==> flow/design.v <==
module HandwashSensor(
    input clk,
    input reset,
    input acceptLeftHandDistance,
    input [15:0] leftHandDistance,
    input acceptLeftHandGain,
    input [7:0] leftHandGain,
    input acceptRightHandDistance,
    input [15:0] rightHandDistance,
    input acceptRightHandGain,
    input [7:0] rightHandGain,
    output waterOn
);
reg [15:0] leftHandDistanceHeld;
 always@(posedge clk)  begin
     if(reset)
         leftHandDistanceHeld <= 0;
     else if(acceptLeftHandDistance)
         leftHandDistanceHeld <= leftHandDistance;
     else
         leftHandDistanceHeld <= leftHandDistanceHeld;
 end
reg [7:0] leftHandGainHeld;
 always@(posedge clk)  begin
     if(reset)
         leftHandGainHeld <= 0;
     else if(acceptLeftHandGain)
         leftHandGainHeld <= leftHandGain;
     else
         leftHandGainHeld <= leftHandGainHeld;
 end
reg [15:0] rightHandDistanceHeld;
 always@(posedge clk)  begin
     if(reset)
         rightHandDistanceHeld <= 0;
     else if(acceptRightHandDistance)
         rightHandDistanceHeld <= rightHandDistance;
     else
         rightHandDistanceHeld <= rightHandDistanceHeld;
 end
reg [7:0] rightHandGainHeld;
 always@(posedge clk)  begin
     if(reset)
         rightHandGainHeld <= 0;
     else if(acceptRightHandGain)
         rightHandGainHeld <= rightHandGain;
     else
         rightHandGainHeld <= rightHandGainHeld;
 end
wire [15:0] leftHand;
 wire [23:0] leftHandDistanceHeld_Mult_leftHandGainHeld;
 DSP48_AxB dsp_leftHandDistanceHeld_Mult_leftHandGainHeld(
     .CLK(clk),
     .A({ {9{1'b0}}, leftHandDistanceHeld}),
     .B({ {10{1'b0}}, leftHandGainHeld}),
     .P(leftHandDistanceHeld_Mult_leftHandGainHeld)
 );
 reg [16:0] leftHandDistanceHeld_Mult_leftHandGainHeld_ShiftR_7;
 always@(posedge clk) begin
     if(reset)
         leftHandDistanceHeld_Mult_leftHandGainHeld_ShiftR_7 <= 0;
     else
         leftHandDistanceHeld_Mult_leftHandGainHeld_ShiftR_7 <= leftHandDistanceHeld_Mult_leftHandGainHeld >> 7;
 end
 assign leftHand = leftHandDistanceHeld_Mult_leftHandGainHeld_ShiftR_7;
wire [15:0] rightHand;
 wire [23:0] rightHandDistanceHeld_Mult_rightHandGainHeld;
 DSP48_AxB dsp_rightHandDistanceHeld_Mult_rightHandGainHeld(
     .CLK(clk),
     .A({ {9{1'b0}}, rightHandDistanceHeld}),
     .B({ {10{1'b0}}, rightHandGainHeld}),
     .P(rightHandDistanceHeld_Mult_rightHandGainHeld)
 );
 reg [16:0] rightHandDistanceHeld_Mult_rightHandGainHeld_ShiftR_7;
 always@(posedge clk) begin
     if(reset)
         rightHandDistanceHeld_Mult_rightHandGainHeld_ShiftR_7 <= 0;
     else
         rightHandDistanceHeld_Mult_rightHandGainHeld_ShiftR_7 <= rightHandDistanceHeld_Mult_rightHandGainHeld >> 7;
 end
 assign rightHand = rightHandDistanceHeld_Mult_rightHandGainHeld_ShiftR_7;
parameter threshold = 1500;
assign waterOn = leftHand != 0 && rightHand != 0 && (leftHand < threshold || rightHand < threshold);
endmodule
module DSP48_AxB
   (CLK,
    A,
    B,
    P);
  input CLK;
  input [24:0]A;
  input [17:0]B;
  output [42:0]P;
assign P = A*B;
endmodule
* Step by step through the tools: HandwashSensor
Tool output for the design above, in the order of the flow. Lines are those of the file above, counted from 1. Operators carry their Yosys type and port widths (W data, S select, Z words). Cell names lack the library's common part. A cell with n/a has no value.
Set-up: design top HandwashSensor, clock clk, standard-cell library sky130hd, timing corner tt_025C_1v80

* Word-level counts
Counts by Yosys on the flattened word-level netlist (proc, flatten, opt, wreduce; memories kept). Register bits leave out memories and registers merged into their read ports (data or address); mux counts leave out enables and synchronous resets folded into registers. Print and check cells are left out. Cells with the same type and inputs are merged into one.
Storage and ports: input port bits 54, register bits 80, elaborated cells 15
Operators by class: reductions and logical operators 5, multiply operators 2, order comparisons 2
Operators by type and width (number):
- $mul A16 B8 Y23 | 2
- $lt A16 B11 Y1 const B | 2
- $reduce_bool A16 Y1 | 2
- $logic_and A1 B1 Y1 | 2
- $logic_or A1 B1 Y1 | 1

* Depth
Depth = most cells in a row (Yosys ltp): at word level without a register or memory, in the mapped netlist without a sequential cell, where the memories' decode and read muxes count.
Logic depth: depth after elaboration 3, ABC_AREA 1, depth in mapped cells 23

* Synthesis result
Yosys stat after the flow's synthesis: flattened, memories mapped to cells. It holds for the ABC_AREA given above (unset counts as 0); a run with the other value may have another netlist.
Synthesis totals: cell area after synthesis 11045.6 µm², flip-flop cells 80, cells in the netlist 1573, area of sequential cells 1601.5 µm²
Cells by type (number):
- fa_1 | 164
- dfxtp_1 | 80
- inv_1 | 415
- nand2_1 | 359
- ha_1 | 78
- nor2_1 | 163
- o21ai_0 | 74
- a21oi_1 | 54
- clkbuf_1 | 64
- nand3_1 | 31
- a21o_1 | 10
- nand2_2 | 10
- nand4_1 | 9
- xor2_1 | 5
- nor4_1 | 6
- o21a_1 | 5
- nor3_1 | 7
- a31oi_1 | 5
Other cell types: 16; their cells: 34.

* Worst setup path after synthesis
Source: OpenSTA report_checks on the synthesized netlist (no wires, ideal clock, input and output delay 20% of the period each), path of least setup slack; recovery checks are left aside. Register names are those of the netlist, which keeps one name where synthesis merged equal registers.
Timing path after synthesis: path type register to register, from register rightHandGainHeld[7], to register rightHandDistanceHeld_Mult_rightHandGainHeld_ShiftR_7[15], clock period 7.0 ns, arrival 4.132 ns, buffers on the path 2, stages on the path 17, library setup time 0.113 ns, delay of the path 4.245 ns, required time 6.887 ns, setup slack 2.755 ns, synthesis period reached 4.245 ns
"delay of the path" is the arrival time less input delay plus setup time. "stages on the path" counts driving pins, that of a launching flip-flop among them; a cell with two outputs on the path counts twice. "synthesis period reached" = period - worst setup slack (recovery checks aside). The figure is calculated, with input and output delays left at 20% of the set period. Between the ends stands the longest chain of elaborated cells between them, by number of cells; it is not shown to be the way that was timed. Of several equally long chains one is given. Each line given opens the expression or statement behind the cell; cells for indexed reads and writes are added by Yosys, which also makes memories of some case tables. At most two assigning lines are given for a register; there are more.
Between the ends, after synthesis: cell sequence dfxtp_1 clkbuf_1 clkbuf_1 nand2_1 fa_1 fa_1 fa_1 fa_1 inv_1 ha_1 a21oi_1 a21boi_1 o21ai_0 nand2_1 nand3_1 nor2_1 nor2_1, cells in the longest elaborated chain 1
RTL lines, path after synthesis:
- from (decl) | RTL line 41 | reg [7:0] rightHandGainHeld;
- from (assign) | RTL line 46 | rightHandGainHeld <= rightHandGain;
- from (assign) | RTL line 48 | rightHandGainHeld <= rightHandGainHeld;
- $mul A16 B8 Y23 | RTL line 94 | assign P = A*B;
- to (assign) | RTL line 77 | rightHandDistanceHeld_Mult_rightHandGainHeld_ShiftR_7 <= 0;
- to (assign) | RTL line 79 | rightHandDistanceHeld_Mult_rightHandGainHeld_ShiftR_7 <= rightHandDistanceHeld_Mult_rightHandGainHeld >> 7;
- to (decl) | RTL line 74 | reg [16:0] rightHandDistanceHeld_Mult_rightHandGainHeld_ShiftR_7;

* Timing after layout
From the final timing report of flow run A: the path of least setup slack in the routed layout; clock arrival at registers is part of the times.
Timing path post-layout: path type register to register, from register rightHandGainHeld[2], to register rightHandDistanceHeld_Mult_rightHandGainHeld_ShiftR_7[15], arrival 5.14 ns, required time 7.88 ns, setup slack 2.74 ns, clock period 7.57 ns, library setup time 0.06 ns, buffers on the path 0, stages on the path 18
Between the ends stands the longest chain of elaborated cells between them, by number of cells; it is not shown to be the way that was timed. Of several equally long chains one is given. At most two assigning lines are given for a register; there are more.
Between the ends, post-layout: cell sequence dfxtp_1 nand2_1 fa_1 inv_1 fa_1 fa_1 inv_1 fa_1 inv_1 ha_1 a21oi_1 a21boi_0 o21ai_0 nand2_1 nand3_1 nand2_1 nand2_1 nor2_1, cells in the longest elaborated chain 1
RTL lines, path post-layout:
- from (decl) | RTL line 41 | reg [7:0] rightHandGainHeld;
- from (assign) | RTL line 46 | rightHandGainHeld <= rightHandGain;
- from (assign) | RTL line 48 | rightHandGainHeld <= rightHandGainHeld;
- $mul A16 B8 Y23 | RTL line 94 | assign P = A*B;
- to (assign) | RTL line 77 | rightHandDistanceHeld_Mult_rightHandGainHeld_ShiftR_7 <= 0;
- to (assign) | RTL line 79 | rightHandDistanceHeld_Mult_rightHandGainHeld_ShiftR_7 <= rightHandDistanceHeld_Mult_rightHandGainHeld >> 7;
- to (decl) | RTL line 74 | reg [16:0] rightHandDistanceHeld_Mult_rightHandGainHeld_ShiftR_7;

Wiki page: HandwashSensor / flow data

Stored flow runs of HandwashSensor (4 of them; Yosys, OpenROAD, sky130hd). They differ in their settings and are not a sequence. Constraints: input delay and output delay 20% of the set period each, output load 0.01 pF.
By "total power of the final layout" is meant OpenSTA's value without simulated activity: inputs other than the clock are taken to toggle once in ten clock periods, and the tool carries that through the logic.

[flow run A] flow files
==> flow/run.sh <==
#!/bin/bash
# the make line also repeats the synthesis and layout settings of config.mk as NAME=value (left out here)
make -C /OpenROAD-flow-scripts/flow DESIGN_CONFIG=/design/flow/config.mk WORK_HOME=/design/flow/orfs CLKGATE_MAP_FILE= finish
==> flow/config.mk <==
export PLATFORM = sky130hd
export DESIGN_NAME = HandwashSensor
export DESIGN_NICKNAME = HandwashSensor
export VERILOG_FILES = /design/flow/design.v
export SDC_FILE = /design/flow/constraint.sdc
export NUM_CORES = 4
export LEC_CHECK = 0
export ABC_AREA = 1
export CAP_MARGIN = 5
export CELL_PAD_IN_SITES_GLOBAL_PLACEMENT = 0
export CORE_MARGIN = 8
export CORE_UTILIZATION = 27
export CTS_CLUSTER_SIZE = 47
export GPL_ROUTABILITY_DRIVEN = 1
export PLACE_DENSITY_LB_ADDON = 0.14
export SETUP_SLACK_MARGIN = -0.28
export SLEW_MARGIN = 10
export TNS_END_PERCENT = 10
==> flow/constraint.sdc <==
create_clock -name core_clock -period 7.57 [get_ports {clk}]
set_input_delay 1.5140 -clock core_clock [delete_from_list [all_inputs] [get_ports {clk}]]
set_output_delay 1.5140 -clock core_clock [all_outputs]
set_load 0.01 [all_outputs]

[flow run A] result: smallest hold slack 0.690 ns; total power of the final layout 1.608 mW; lowest setup slack 2.742 ns; die area 47637.4 µm²; utilization in the final report 0.303; Yosys chip area after synthesis 11045.6 µm²

[flow run B] flow files
==> flow/run.sh <==
#!/bin/bash
# the make line also repeats the synthesis and layout settings of config.mk as NAME=value (left out here)
make -C /OpenROAD-flow-scripts/flow DESIGN_CONFIG=/design/flow/config.mk WORK_HOME=/design/flow/orfs CLKGATE_MAP_FILE= finish
==> flow/config.mk <==
export PLATFORM = sky130hd
export DESIGN_NAME = HandwashSensor
export DESIGN_NICKNAME = HandwashSensor
export VERILOG_FILES = /design/flow/design.v
export SDC_FILE = /design/flow/constraint.sdc
export NUM_CORES = 4
export LEC_CHECK = 0
export CAP_MARGIN = 40
export CORE_ASPECT_RATIO = 1.85
export CORE_MARGIN = 10
export CORE_UTILIZATION = 40
export CTS_CLUSTER_DIAMETER = 73
export GPL_ROUTABILITY_DRIVEN = 0
export HOLD_SLACK_MARGIN = 0.29
export MIN_ROUTING_LAYER = met1
export PLACE_DENSITY = 0.53
export SETUP_SLACK_MARGIN = 1.5
export SLEW_MARGIN = 0
==> flow/constraint.sdc <==
create_clock -name core_clock -period 7.0 [get_ports {clk}]
set_input_delay 1.4000 -clock core_clock [delete_from_list [all_inputs] [get_ports {clk}]]
set_output_delay 1.4000 -clock core_clock [all_outputs]
set_load 0.01 [all_outputs]

[flow run B] result: smallest hold slack 0.609 ns; total power of the final layout 1.341 mW; lowest setup slack 1.799 ns; die area 32704.8 µm²; utilization in the final report 0.45; Yosys chip area after synthesis 10239.8 µm²

[flow run C] flow files
==> flow/run.sh <==
#!/bin/bash
# the make line also repeats the synthesis and layout settings of config.mk as NAME=value (left out here)
make -C /OpenROAD-flow-scripts/flow DESIGN_CONFIG=/design/flow/config.mk WORK_HOME=/design/flow/orfs CLKGATE_MAP_FILE= finish
==> flow/config.mk <==
export PLATFORM = sky130hd
export DESIGN_NAME = HandwashSensor
export DESIGN_NICKNAME = HandwashSensor
export VERILOG_FILES = /design/flow/design.v
export SDC_FILE = /design/flow/constraint.sdc
export NUM_CORES = 4
export LEC_CHECK = 0
export CAP_MARGIN = 15
export CORE_ASPECT_RATIO = 0.67
export CORE_MARGIN = 9
export CORE_UTILIZATION = 37
export CTS_CLUSTER_SIZE = 80
export PLACE_DENSITY_LB_ADDON = 0.1
export SETUP_SLACK_MARGIN = 0.96
export SLEW_MARGIN = 20
==> flow/constraint.sdc <==
create_clock -name core_clock -period 3.35 [get_ports {clk}]
set_input_delay 0.6700 -clock core_clock [delete_from_list [all_inputs] [get_ports {clk}]]
set_output_delay 0.6700 -clock core_clock [all_outputs]
set_load 0.01 [all_outputs]

[flow run C] result: smallest hold slack 0.561 ns; total power of the final layout 3.300 mW; lowest setup slack -1.067 ns; die area 34108.6 µm²; utilization in the final report 0.519; Yosys chip area after synthesis 10239.8 µm²

[flow run D] flow files
==> flow/run.sh <==
#!/bin/bash
# the make line also repeats the synthesis and layout settings of config.mk as NAME=value (left out here)
make -C /OpenROAD-flow-scripts/flow DESIGN_CONFIG=/design/flow/config.mk WORK_HOME=/design/flow/orfs CLKGATE_MAP_FILE= finish
==> flow/config.mk <==
export PLATFORM = sky130hd
export DESIGN_NAME = HandwashSensor
export DESIGN_NICKNAME = HandwashSensor
export VERILOG_FILES = /design/flow/design.v
export SDC_FILE = /design/flow/constraint.sdc
export NUM_CORES = 4
export LEC_CHECK = 0
export CAP_MARGIN = 30
export CELL_PAD_IN_SITES_DETAIL_PLACEMENT = 2
export CELL_PAD_IN_SITES_GLOBAL_PLACEMENT = 2
export CORE_ASPECT_RATIO = 1.68
export CORE_MARGIN = 2
export CORE_UTILIZATION = 39
export CTS_CLUSTER_DIAMETER = 177
export CTS_CLUSTER_SIZE = 88
export GPL_ROUTABILITY_DRIVEN = 1
export GPL_TIMING_DRIVEN = 1
export HOLD_SLACK_MARGIN = -0.01
export MAX_ROUTING_LAYER = met5
export MIN_ROUTING_LAYER = met2
export SLEW_MARGIN = 20
export TNS_END_PERCENT = 20
==> flow/constraint.sdc <==
create_clock -name core_clock -period 6.61 [get_ports {clk}]
set_input_delay 1.3220 -clock core_clock [delete_from_list [all_inputs] [get_ports {clk}]]
set_output_delay 1.3220 -clock core_clock [all_outputs]
set_load 0.01 [all_outputs]

[flow run D] result: smallest hold slack 0.653 ns; total power of the final layout 1.621 mW; lowest setup slack 1.231 ns; die area 27612.4 µm²; utilization in the final report 0.445; Yosys chip area after synthesis 10239.8 µm²
